==> flow/design.v <==
module s_mem(input logic [7:0] address, input logic clock, input logic [7:0] data,
             input logic wren, output logic [7:0] q);
    logic [7:0] mem [0:255];
    always_ff @(posedge clock) begin
        if (wren) begin
            mem[address] <= data;
            q <= data;
        end
        else q <= mem[address];
    end
endmodule
module init(input logic clk, input logic rst_n,
            input logic en, output logic rdy,
            output logic [7:0] addr, output logic [7:0] wrdata, output logic wren);
    logic high;
    logic [7:0] i;
    enum {WAIT,EXEC,DONE} state;
    always_ff @(posedge clk)begin
        if(rst_n == 0) begin
            state <= WAIT;
            high <= 0;
        end
        else unique case(state)
            WAIT:begin
                i <= 0;
                if(en) high <= 1;
                if(!en&& high)begin 
                    high <= 0;
                    state <= EXEC;
                end
            end
            EXEC:begin
                if(i<=255) begin
                    if(addr<255) state<= EXEC;
                    else state <= DONE;
                    i <= i+1;
                end
            end
            DONE:begin
                state <= WAIT;
                i<=0;
            end
        endcase 
    end
    always_comb begin
        wrdata = 0;
        addr = 0;
        rdy = 1;
        wren = 0;
        case(state)
            WAIT: begin
                wrdata = 0;
                addr = 0;
                if(!en&& high) rdy = 0;
                else rdy = 1;
                wren = 0;
            end
            EXEC:begin
                wrdata = i;
                addr = i;
                rdy = 0;
                if(en == 0)
                    wren = 1;
                else wren = 0;
            end
            DONE: begin
                wrdata = 0;
                addr = 0;
                rdy = 0;
                wren = 0;
            end
        endcase
    end
endmodule
module ksa(input logic clk, input logic rst_n,
           input logic en, output logic rdy,
           input logic [23:0] key,
           output logic [7:0] addr, input logic [7:0] rddata, output logic [7:0] wrdata, output logic wren);
    logic high;
    logic [7:0] i,j,si,sj,key0,key1,key2,temp_si;
    logic [3:0] what;
    enum {WAIT,RDSi,RDSj,WRSi,WRSj} state;
    always_ff @(posedge clk)begin
        if(rst_n == 0) begin
            state <= WAIT;
            high <= 0;
        end
        else unique case(state)
            WAIT:begin
                i <= 0;
                j <= 0;
                si <=0;
                sj <=0;
                if(en) high <= 1;
                if(!en && high)begin 
                    high <= 0;
                    state <= RDSi;
                end
            end
            RDSi:begin
                state <= RDSj;
            end
            RDSj:begin
                si <= rddata;
                case (i % 3)
                    0: j <= (j + temp_si + key[23:16]) % 256;  
                    1: j <= (j + temp_si + key[15:8]) % 256;   
                    2: j <= (j + temp_si + key[7:0]) % 256;   
                endcase
                state <= WRSj;
            end
            WRSj:begin 
                sj<=rddata;
                state <= WRSi;
            end
            WRSi:begin
                if(i<255) begin
                    state <= RDSi;
                    i <= i+1;
                end
                else state <= WAIT;
            end
        endcase 
    end
    always_comb begin
        temp_si = 0;
        wrdata = 0;
        addr = 0;
        rdy = 0;
        wren = 0;
        case(state)
            WAIT:begin
                wrdata = 0;
                addr = 0;
                rdy = 1;
                wren = 0;
            end
            RDSi:begin
                wrdata = 0;
                addr = i;
                rdy = 0;
                wren = 0;
            end
            RDSj:begin
                temp_si =rddata;
                wrdata = 0;
                case (i % 3)
                    0: addr = (j + temp_si + key[23:16]) % 256;  
                    1: addr = (j + temp_si + key[15:8]) % 256;   
                    2: addr = (j + temp_si + key[7:0]) % 256;   
                endcase
                rdy = 0;
                wren = 0;
            end
            WRSj:begin
                wrdata = si;
                addr = j;
                rdy = 0;
                wren = 1;
            end
            WRSi:begin
                wrdata = sj;
                addr = i;
                rdy = 0;
                wren = 1;
            end
        endcase
    end
endmodule
module prga(input logic clk, input logic rst_n,
            input logic en, output logic rdy,
            input logic [23:0] key,
            output logic [7:0] s_addr, input logic [7:0] s_rddata, output logic [7:0] s_wrdata, output logic s_wren,
            output logic [7:0] ct_addr, input logic [7:0] ct_rddata,
            output logic [7:0] pt_addr, input logic [7:0] pt_rddata, output logic [7:0] pt_wrdata, output logic pt_wren);
    logic high;
    logic [7:0] pad [255:0];
    logic [7:0] i,j,k,si,sj,msg_len,ctk,temp_si;
    logic [3:0] what;
    enum {WAIT,RDSi,RDSj,WRSi,WRSj,SETj,GETSj,MSG_LEN,GET_LEN,PADk,RDPADk, 
    PT_LEN,RDCTk, GETCTk, WRPTk} state;
    always_ff @(posedge clk)begin
        if(rst_n == 0) begin
            state <= WAIT;
            high <= 0;
        end
        else unique case(state)
            WAIT:begin
                i <= 0;
                j <= 0;
                k <= 1;
                si <=0;
                sj <=0;
                pad[i] <= 8'h0;
                if(en) high <= 1;
                if(!en && high)begin 
                    high <= 0;
                    state <= MSG_LEN;
                end
            end
            MSG_LEN:begin
                state <= GET_LEN;
            end
            GET_LEN:begin
                msg_len <= ct_rddata;
                state <=RDSi;
            end
            RDSi:begin
                if(msg_len != 0) begin 
                    i <= (i+1) % 256;
                end
                state <=SETj;
            end
            SETj:begin
                si <= s_rddata;
                j <= (j + temp_si) % 256; 
                state <= RDSj;
            end
            RDSj:begin
                state <= GETSj;
            end
            GETSj:begin
                sj<=s_rddata;
                state <= WRSj;
            end
            WRSj:begin 
                state <= WRSi;
            end
            WRSi:begin
                state <= RDPADk;
            end
            RDPADk:begin
                state <= PADk;
            end
            PADk:begin
                pad[k] <= s_rddata;
                if(k<msg_len) begin
                    state <= RDSi;
                    k <= k + 1;
                end
                else begin
                    state <= PT_LEN;
                    k<=1;
                end
            end
            PT_LEN:begin
               if(msg_len == 0) state <= WAIT;
               else state <= RDCTk;
            end
            RDCTk:begin
                state <= GETCTk;
            end
            GETCTk:begin
                ctk <= ct_rddata;
                state <= WRPTk;
            end
            WRPTk:begin
                if(k<msg_len) begin
                    state <= RDCTk;
                    k <= k + 1;
                end
                else state <= WAIT;
            end
        endcase 
    end
    always_comb begin
        s_wrdata = 8'b0;
        s_addr = 8'b0;
        s_wren = 1'b0;
        ct_addr = 8'b0;
        pt_wrdata = 8'b0;
        pt_addr = 8'b0;
        pt_wren = 1'b0;
        rdy = 1'b0;
        temp_si = 0;
        case(state)
            WAIT:begin
                s_wrdata = 0;
                s_addr = 0;
                rdy = 1;
                s_wren = 0;
            end
            MSG_LEN:begin
                ct_addr = i;
                rdy = 0;
            end
            GET_LEN:begin
                ct_addr = i;
                rdy = 0;
            end
            RDSi:begin
                s_wrdata = 0;
                s_addr = (i+1) % 256;
                rdy = 0;
                s_wren = 0;
            end
            SETj:begin
                temp_si = s_rddata;
                s_wrdata = 0;
                s_addr = i;
                rdy = 0;
                s_wren = 0;
            end
            RDSj:begin
                s_wrdata = 0;
                s_addr = j;
                rdy = 0;
                s_wren = 0;
            end
            GETSj:begin
                s_wrdata = 0;
                s_addr = j;
                rdy = 0;
                s_wren = 0;
            end
            WRSj:begin
                s_wrdata = si;
                s_addr = j;
                rdy = 0;
                s_wren = 1;
            end
            WRSi:begin
                s_wrdata = sj;
                s_addr = i;
                rdy = 0;
                s_wren = 1;
            end
            RDPADk:begin
                s_wrdata = 0;
                s_addr = (sj+si) % 256;
                rdy = 0;
                s_wren = 0;
            end
            PADk:begin
                s_wrdata = 0;
                s_addr = (sj+si) % 256;
                rdy = 0;
                s_wren = 0;
            end
            PT_LEN:begin
                pt_wrdata = msg_len;
                pt_addr = 0;
                rdy = 0;
                pt_wren = 1;
            end
            RDCTk:begin
                ct_addr = k;
                rdy = 0;
            end
            GETCTk:begin
                ct_addr = k;
                rdy = 0;
            end
            WRPTk:begin
                pt_wrdata = pad[k] ^ ctk; 
                pt_addr = k;
                rdy = 0;
                pt_wren = 1;
            end
        endcase
    end
endmodule
module arc4(input logic clk, input logic rst_n,
            input logic en, output logic rdy,
            input logic [23:0] key,
            output logic [7:0] ct_addr, input logic [7:0] ct_rddata,
            output logic [7:0] pt_addr, input logic [7:0] pt_rddata, output logic [7:0] pt_wrdata, output logic pt_wren);
    logic[7:0] ADDR,WRDATA,Q,ksaADDR,ksaWRDATA,initADDR,initWRDATA,
    prgaADDR,prgaWRDATA;
    logic WREN,ksaWREN,initWREN,initEN,ksaEN,ksaRDY,initRDY,
    prgaEN,prgaRDY,prgaWREN;
    logic high,startflag,initflag,ksaflag,prgaflag;
    enum {WAIT,EXEC,DONE} state;
    always_ff @(posedge clk)begin
        if(rst_n == 0) begin
            state <= WAIT;
            high <= 0; startflag <= 0; initflag <= 0; ksaflag <= 0; prgaflag <= 0;
            initEN <= 0; ksaEN <= 0; prgaEN <= 0;
        end
        else unique case(state)
            WAIT:begin
                if(en) high <= 1;
                if(!en&& high)begin 
                    high <= 0;
                    state <= EXEC;
                    startflag<=1;
                end
            end
            EXEC:begin
                if(startflag) begin 
                    initEN <= 1;
                    startflag <=0;
                end                   
                else initEN <= 0;
                if(!initRDY) initflag <= 1;
                if(initflag && initRDY) begin 
                    initflag <= 0;
                    ksaEN <=1;
                end
                else ksaEN <= 0;
                if(!ksaRDY) ksaflag <= 1;
                if(ksaflag && ksaRDY) begin 
                    ksaflag <= 0;
                    prgaEN <=1;
                end
                else prgaEN <= 0;
                if(!prgaRDY) prgaflag <= 1;
                if(prgaflag && prgaRDY) begin 
                    prgaflag <= 0;
                    state <= WAIT;
                end
                else state <= EXEC;
            end
        endcase 
    end
    always_comb begin
        case(state)
            WAIT: rdy = 1;
            EXEC: rdy = 0;
            default: rdy = 1;
        endcase
    end
    assign WREN = (initRDY & ksaRDY) ? prgaWREN:(initRDY ? ksaWREN : initWREN);
    assign ADDR = (initRDY & ksaRDY) ? prgaADDR:(initRDY ? ksaADDR : initADDR);
    assign WRDATA = (initRDY & ksaRDY) ? prgaWRDATA:(initRDY ? ksaWRDATA : initWRDATA);
    s_mem s(.address(ADDR), .clock(clk), .data(WRDATA), .wren(WREN), .q(Q));
    init i(.clk(clk), .rst_n(rst_n), .en(initEN), .rdy(initRDY),
        .addr(initADDR),.wrdata(initWRDATA),.wren(initWREN));
    ksa k(.clk(clk),.rst_n(rst_n),
        .en(ksaEN), .rdy(ksaRDY),
        .key(key), .addr(ksaADDR), .rddata(Q), .wrdata(ksaWRDATA), .wren(ksaWREN));
    prga p(.clk(clk), .rst_n(rst_n), .en(prgaEN), .rdy(prgaRDY),.key(key),.s_addr(prgaADDR),.s_rddata(Q),
    .s_wrdata(prgaWRDATA),.s_wren(prgaWREN),.ct_addr(ct_addr), .ct_rddata(ct_rddata), .pt_addr(pt_addr), .pt_rddata(pt_rddata), 
    .pt_wrdata(pt_wrdata), .pt_wren(pt_wren));
endmodule
# From RTL to reports: arc4
# The steps from the RTL of arc4 to its reports follow in flow order.
# Line numbers count from 1 in the design file above.
# Operators carry their Yosys type and port widths (W data, S select, Z words).
# A cell with - has no value.
dict set report design {
  design {arc4}
  clock_port {clk}
  cell_library {sky130hd}
  pvt_corner {tt_025C_1v80}
}

# Word level
# Source: Yosys, flattened and elaborated, memories not mapped. Widths are those after wreduce. Print and check cells do not count. Equal cells are merged and count once.
# Yosys's memory passes give these memory sizes; they may raise the number of words (mostly to a power of two), join words into wider ones and drop unused or constant bits.
dict set report word_totals {
  clocked_rd_ports_x_width 16
  wordCells 249
  in_bits 43
  output_inout_bits 26
  mem_bits_rw 4096
  ff_bits 235
  n_memories 2
}
# memory size word_bits rd wr line
set mem_list {}
lappend mem_list {p.pad 256 8 1 1 177} ;# logic [7:0] pad [255:0];
lappend mem_list {s.mem 256 8 1 1 3} ;# logic [7:0] mem [0:255];
dict set report op_classes {
  reduce_logical 70
  n_mux 94
  eq_ne 35
  bitwise 2
  div_mod_pow 1
  n_addsub 14
  compare 4
}
# cell count
set op_table {}
lappend op_table {{$pmux W32 S15} 1}
lappend op_table {{$eq A32 B4 Y1 const B} 7}
lappend op_table {{$pmux W8 S2} 13}
lappend op_table {{$eq A32 B2 Y1 const B} 6}
lappend op_table {{$mux W8} 24}
lappend op_table {{$eq A32 B1 Y1 const B} 5}
lappend op_table {{$eq A32 B3 Y1 const B} 5}
lappend op_table {{$logic_not A32 Y1} 5}
lappend op_table {{$pmux W32 S5} 1}
lappend op_table {{$mux W32} 5}
lappend op_table {{$pmux W32 S3} 1}
lappend op_table {{$pmux W8 S3} 4}
lappend op_table {{$add A8 B8 Y8} 10}
lappend op_table {{$mod A8 B2 Y32 const B} 1}
lappend op_table {{$pmux W32 S2} 1}
lappend op_table {{$mux W1} 35}
lappend op_table {{$reduce_and A2 Y1} 16}
lappend op_table {{$add A8 B1 Y8 const B} 4}
lappend op_table {{$pmux W8 S4} 1}
lappend op_table {{$reduce_or A14 Y1} 2}
lappend op_table {{$reduce_bool A2 Y1} 12}
lappend op_table {{$reduce_or A2 Y1} 10}
lappend op_table {{$reduce_and A3 Y1} 6}
lappend op_table {{$lt A8 B8 Y1 const B} 2}
lappend op_table {{$reduce_bool A15 Y1} 1}
lappend op_table {{$ne A2 B1 Y1 const B} 7}
lappend op_table {{$mux W4} 3}
lappend op_table {{$ne A2 B2 Y1 const B} 4}
# Other operator kinds: 15; their cells: 28.

# Logic depth
# Depth = most cells in a row (Yosys ltp): at word level without a register or memory, in the mapped netlist without a sequential cell, where the memories' decode and read muxes count.
dict set report depth {
  word_depth 7
  ABC_AREA 0
  ltp_mapped 40
  ltp_nobuf 35
}

# Mapped cells and area
# Source: synth_stat.txt of the flow (Yosys; design flattened, memories mapped). It holds for the ABC_AREA given above (unset counts as 0); a run with the other value may have another netlist.
# The area totals of this step are shown rounded.
dict set report synth_totals {
  cells 7595
  sequential_area_um2 126900
  flip_flops 4244
  mapped_area_um2 168500
  buf_cells 475
}
# cell_type count type_area_um2
set types {}
lappend types {sky130_fd_sc_hd__edfxtp_1 4192 1.26E+05}
lappend types {sky130_fd_sc_hd__mux4_2 1356 3.05E+04}
lappend types {sky130_fd_sc_hd__nor2_1 319 1.2E+03}
lappend types {sky130_fd_sc_hd__nor3_1 231 1.16E+03}
lappend types {sky130_fd_sc_hd__clkbuf_1 289 1084.79}
lappend types {sky130_fd_sc_hd__dfxtp_1 52 1.04E+03}
lappend types {sky130_fd_sc_hd__ha_1 58 725.696}
lappend types {sky130_fd_sc_hd__and2_1 99 619.344}
lappend types {sky130_fd_sc_hd__nand2_1 156 585.562}
lappend types {sky130_fd_sc_hd__buf_1 121 454.186}
lappend types {sky130_fd_sc_hd__xnor2_1 47 411.645}
lappend types {sky130_fd_sc_hd__a21oi_1 55 275.264}
lappend types {sky130_fd_sc_hd__nor4_1 39 243.984}
lappend types {sky130_fd_sc_hd__o21ai_0 44 220.211}
lappend types {sky130_fd_sc_hd__xor2_1 25 218.96}
lappend types {sky130_fd_sc_hd__nand2b_1 32 200.192}
lappend types {sky130_fd_sc_hd__a21o_1 26 195.187}
lappend types {sky130_fd_sc_hd__a22oi_1 26 195.187}
# Not listed: further types 74, cells in them 428.
# The figures by module come from a second, unflattened synthesis with its own total; it is not the netlist above.
dict set report unflattened {
  hier_cells 8622
  area_unflattened_um2 169400
}
# Each row is one instance without its submodules.
# module seq_area_um2 n_inst area_um2 n_cells
set by_module {}
lappend by_module {prga 63660 1 84360 4279}
lappend by_module {s_mem 61660 1 79560 3733}
lappend by_module {ksa 1081 1 4080 443}
lappend by_module {arc4 200.2 1 725.7 96}
lappend by_module {init 320.3 1 691.9 71}

# Path before layout
# OpenSTA on the mapped netlist: ideal clock, no wires. The path of least setup slack (recovery checks aside). Input and output delay are each 20% of the period. Register names are those of the netlist, which keeps one name where synthesis merged equal registers.
dict set report synth_timing {
  path_kind {reg-to-reg}
  startpoint {register i.state}
  endpoint {memory s.mem[0][3]}
  path_delay_ps 10111
  path_stages 7
  arrival_time_ps 8481
  setup_slack_ps 1889
  setup_ps 1630
  required_ps 10370
  launch_ps 0
  period_ps 12000
  path_buffers 2
  synth_period_reached_ps 10111
}
# "path_delay_ps" is the arrival time less input delay plus setup time.
# "path_stages": output pins that drive a net of the path, with the launching flip-flop's if there is one; two outputs of one cell count as two.
# "synth_period_reached_ps" = period - worst setup slack (recovery checks aside). The figure is calculated, with input and output delays left at 20% of the set period.
# Where an end lacks its bit number, it is one bit of the signal, or one of the new flip-flops if synthesis recoded a state register.
# A register here has more assigning lines than the two given.
dict set report synth_between {
  path_cell_list {sky130_fd_sc_hd__dfxtp_1 > sky130_fd_sc_hd__or2_2 > sky130_fd_sc_hd__clkbuf_1 > sky130_fd_sc_hd__o21ai_1 > sky130_fd_sc_hd__and2_1 > sky130_fd_sc_hd__clkbuf_1 > sky130_fd_sc_hd__a22oi_1}
}
# item line
set synth_rtl {}
lappend synth_rtl {{start: declaration} 17} ;# enum {WAIT,EXEC,DONE} state;
lappend synth_rtl {{start: assignment} 20} ;# state <= WAIT;
lappend synth_rtl {{start: assignment} 29} ;# state <= EXEC;
lappend synth_rtl {{end: declaration} 3} ;# logic [7:0] mem [0:255];
# Chain of elaborated cells between the ends: none given.

# Timing after layout
# Path of least setup slack in the final report of run A (OpenROAD, finished layout, wires in). Where an end is a register, its clock arrival counts in the times.
# The path's times are printed in steps of 10 ps; the period is the one set.
dict set report layout_timing {
  path_kind {reg-to-reg}
  startpoint {register k.i[6]}
  endpoint {memory s.mem[205][1]}
  setup_slack_ps -2340
  arrival_time_ps 9210
  required_ps 6870
  setup_ps 290
  launch_ps 1090
  period_ps 6130
  path_stages 39
  path_buffers 4
}
# The rows between start and end are the longest chain of elaborated cells between them; the timing report does not say that the signal goes this way. Where chains are equally long, one stands for them.
# A line is the first line of the expression or statement that the cell stems from. Yosys adds cells for indexed reads and writes and turns some case tables into memories.
dict set report layout_between {
  path_cell_list {sky130_fd_sc_hd__edfxtp_1 > sky130_fd_sc_hd__ha_1 > sky130_fd_sc_hd__or4bb_1 > sky130_fd_sc_hd__o211ai_2 > sky130_fd_sc_hd__a21oi_2 > sky130_fd_sc_hd__a32o_2 > sky130_fd_sc_hd__a21oi_2 > sky130_fd_sc_hd__inv_2 > sky130_fd_sc_hd__ha_4 > sky130_fd_sc_hd__a211oi_4 > sky130_fd_sc_hd__mux2_4 > sky130_fd_sc_hd__o311ai_4 > sky130_fd_sc_hd__xnor2_2 > sky130_fd_sc_hd__inv_2 > sky130_fd_sc_hd__ha_4 > sky130_fd_sc_hd__nor2_4 > sky130_fd_sc_hd__nand4_1 > sky130_fd_sc_hd__o21ai_2 > (+3 left out) > sky130_fd_sc_hd__o21ai_4 > sky130_fd_sc_hd__and2_1 > sky130_fd_sc_hd__a221o_1 > sky130_fd_sc_hd__ha_1 > sky130_fd_sc_hd__a21o_1 > sky130_fd_sc_hd__a21o_1 > sky130_fd_sc_hd__a21o_1 > sky130_fd_sc_hd__a21oi_2 > sky130_fd_sc_hd__o21bai_1 > sky130_fd_sc_hd__a21oi_2 > sky130_fd_sc_hd__xnor2_2 > sky130_fd_sc_hd__xnor2_1 > sky130_fd_sc_hd__xnor2_1 > sky130_fd_sc_hd__a31oi_4 > sky130_fd_sc_hd__buf_12 > sky130_fd_sc_hd__buf_12 > sky130_fd_sc_hd__nor4_4 > sky130_fd_sc_hd__buf_6}
  elab_chain_cells 7
  cells_between 9
  classes_between {div (1); eq/ne (2); mux (5); reduce/logical (1)}
}
# item line
set layout_rtl {}
lappend layout_rtl {{start: declaration} 80} ;# logic [7:0] i,j,si,sj,key0,key1,key2,temp_si;
lappend layout_rtl {{start: assignment} 90} ;# i <= 0;
lappend layout_rtl {{start: assignment} 119} ;# i <= i+1;
lappend layout_rtl {{$mod A8 B2 Y32} 147} ;# case (i % 3)
lappend layout_rtl {{$eq A32 B2 Y1} 147}
lappend layout_rtl {{$pmux W8 S3} 147}
lappend layout_rtl {{$pmux W8 S3} 131} ;# case(state)
lappend layout_rtl {{$mux W8 x2} 424} ;# assign ADDR = (initRDY & ksaRDY) ? prgaADDR:(initRDY ? ksaADDR : initADDR);
lappend layout_rtl {{$mux W8} 5} ;# if (wren) begin
lappend layout_rtl {{end: declaration} 3} ;# logic [7:0] mem [0:255];

==> runs of arc4 <==
arc4 through Yosys and OpenROAD on sky130hd: 3 stored runs, unordered, with their settings and measured results. The constraints put input and output delay at 20% of the set period each and load the outputs with 0.01 pF.
"period_less_ws_ps" is the run's clock period less its worst setup slack. It is reckoned from that one timing run; input and output delays stay at 20% of the period that was set.
"worst_setup_path_time_ps": the worst setup path's part of the clock period (all of it between registers, 20% less for each end at a port) less its slack. A launch clock that arrives late makes it longer, a capture clock that arrives late makes it shorter.
"total_power_mw" is the tool's figure for a default switching activity; nothing was simulated.
"worst_setup_path_time_ps" is given in steps of 10 ps.
Values from the reports are rounded here.

# run A
==> flow/run.sh <==
#!/bin/bash
# the make line also repeats the synthesis and layout settings of config.mk as NAME=value (left out here)
make -C /OpenROAD-flow-scripts/flow DESIGN_CONFIG=/design/flow/config.mk WORK_HOME=/design/flow/orfs CLKGATE_MAP_FILE= finish
==> flow/config.mk <==
export PLATFORM = sky130hd
export DESIGN_NAME = arc4
export DESIGN_NICKNAME = arc4
export VERILOG_FILES = /design/flow/design.v
export SDC_FILE = /design/flow/constraint.sdc
export NUM_CORES = 4
export LEC_CHECK = 0
export CAP_MARGIN = 25
export CELL_PAD_IN_SITES_DETAIL_PLACEMENT = 2
export CELL_PAD_IN_SITES_GLOBAL_PLACEMENT = 2
export CORE_ASPECT_RATIO = 0.68
export CORE_MARGIN = 2
export CORE_UTILIZATION = 40
export CTS_CLUSTER_SIZE = 68
export GPL_ROUTABILITY_DRIVEN = 1
export GPL_TIMING_DRIVEN = 1
export HOLD_SLACK_MARGIN = -0.02
export MAX_ROUTING_LAYER = met5
export MIN_ROUTING_LAYER = met2
export PLACE_DENSITY_LB_ADDON = 0.28
export SETUP_SLACK_MARGIN = 0.04
export SLEW_MARGIN = 20
export TNS_END_PERCENT = 85
==> flow/constraint.sdc <==
create_clock -name core_clock -period 6.13 [get_ports {clk}]
set_input_delay 1.2260 -clock core_clock [delete_from_list [all_inputs] [get_ports {clk}]]
set_output_delay 1.2260 -clock core_clock [all_outputs]
set_load 0.01 [all_outputs]

==> run A: results <==
timing.setup.ws_ps=-2339
die_um2=426600
total_power_mw=60.38
timing.setup.tns_ps=-4362000
worst_hold_slack_ps=445
finish.utilization_pct=48.7
worst_setup_path_time_ps=8470
path_kind="reg-to-reg"
post_route_stdcell_area_um2=204200
period_less_ws_ps=8469
synth_area_um2=168500

# run B
==> flow/run.sh <==
#!/bin/bash
# the make line also repeats the synthesis and layout settings of config.mk as NAME=value (left out here)
make -C /OpenROAD-flow-scripts/flow DESIGN_CONFIG=/design/flow/config.mk WORK_HOME=/design/flow/orfs CLKGATE_MAP_FILE= finish
==> flow/config.mk <==
export PLATFORM = sky130hd
export DESIGN_NAME = arc4
export DESIGN_NICKNAME = arc4
export VERILOG_FILES = /design/flow/design.v
export SDC_FILE = /design/flow/constraint.sdc
export NUM_CORES = 4
export LEC_CHECK = 0
export CAP_MARGIN = 20
export CELL_PAD_IN_SITES_GLOBAL_PLACEMENT = 0
export CORE_MARGIN = 8
export CORE_UTILIZATION = 25
export GPL_ROUTABILITY_DRIVEN = 1
export HOLD_SLACK_MARGIN = -0.08
export PLACE_DENSITY_LB_ADDON = 0.26
export SETUP_SLACK_MARGIN = -0.21
export SLEW_MARGIN = 5
==> flow/constraint.sdc <==
create_clock -name core_clock -period 12.7 [get_ports {clk}]
set_input_delay 2.5400 -clock core_clock [delete_from_list [all_inputs] [get_ports {clk}]]
set_output_delay 2.5400 -clock core_clock [all_outputs]
set_load 0.01 [all_outputs]

==> run B: results <==
worst_setup_path_time_ps=11330
path_kind="reg-to-reg"
die_um2=700500
period_less_ws_ps=11328
synth_area_um2=168500
post_route_stdcell_area_um2=196800
timing.setup.ws_ps=1372
worst_hold_slack_ps=454
timing.setup.tns_ps=0
total_power_mw=28.57
finish.utilization_pct=29.3

# run C
==> flow/run.sh <==
#!/bin/bash
# the make line also repeats the synthesis and layout settings of config.mk as NAME=value (left out here)
make -C /OpenROAD-flow-scripts/flow DESIGN_CONFIG=/design/flow/config.mk WORK_HOME=/design/flow/orfs CLKGATE_MAP_FILE= finish
==> flow/config.mk <==
export PLATFORM = sky130hd
export DESIGN_NAME = arc4
export DESIGN_NICKNAME = arc4
export VERILOG_FILES = /design/flow/design.v
export SDC_FILE = /design/flow/constraint.sdc
export NUM_CORES = 4
export LEC_CHECK = 0
export ABC_AREA = 1
export CAP_MARGIN = 20
export CELL_PAD_IN_SITES_DETAIL_PLACEMENT = 1
export CELL_PAD_IN_SITES_GLOBAL_PLACEMENT = 3
export CORE_ASPECT_RATIO = 0.67
export CORE_MARGIN = 4
export CORE_UTILIZATION = 15
export CTS_CLUSTER_DIAMETER = 370
export GPL_ROUTABILITY_DRIVEN = 1
export GPL_TIMING_DRIVEN = 0
export HOLD_SLACK_MARGIN = 0.08
export MAX_ROUTING_LAYER = met5
export MIN_ROUTING_LAYER = met1
export PLACE_DENSITY_LB_ADDON = 0.25
export SLEW_MARGIN = 20
export TNS_END_PERCENT = 40
==> flow/constraint.sdc <==
create_clock -name core_clock -period 7.63 [get_ports {clk}]
set_input_delay 1.5260 -clock core_clock [delete_from_list [all_inputs] [get_ports {clk}]]
set_output_delay 1.5260 -clock core_clock [all_outputs]
set_load 0.01 [all_outputs]

==> run C: results <==
total_power_mw=56.74
worst_hold_slack_ps=429
die_um2=1163000
timing.setup.tns_ps=-859100
period_less_ws_ps=8335
synth_area_um2=171900
timing.setup.ws_ps=-705
post_route_stdcell_area_um2=241600
worst_setup_path_time_ps=8340
path_kind="reg-to-reg"
finish.utilization_pct=21.2
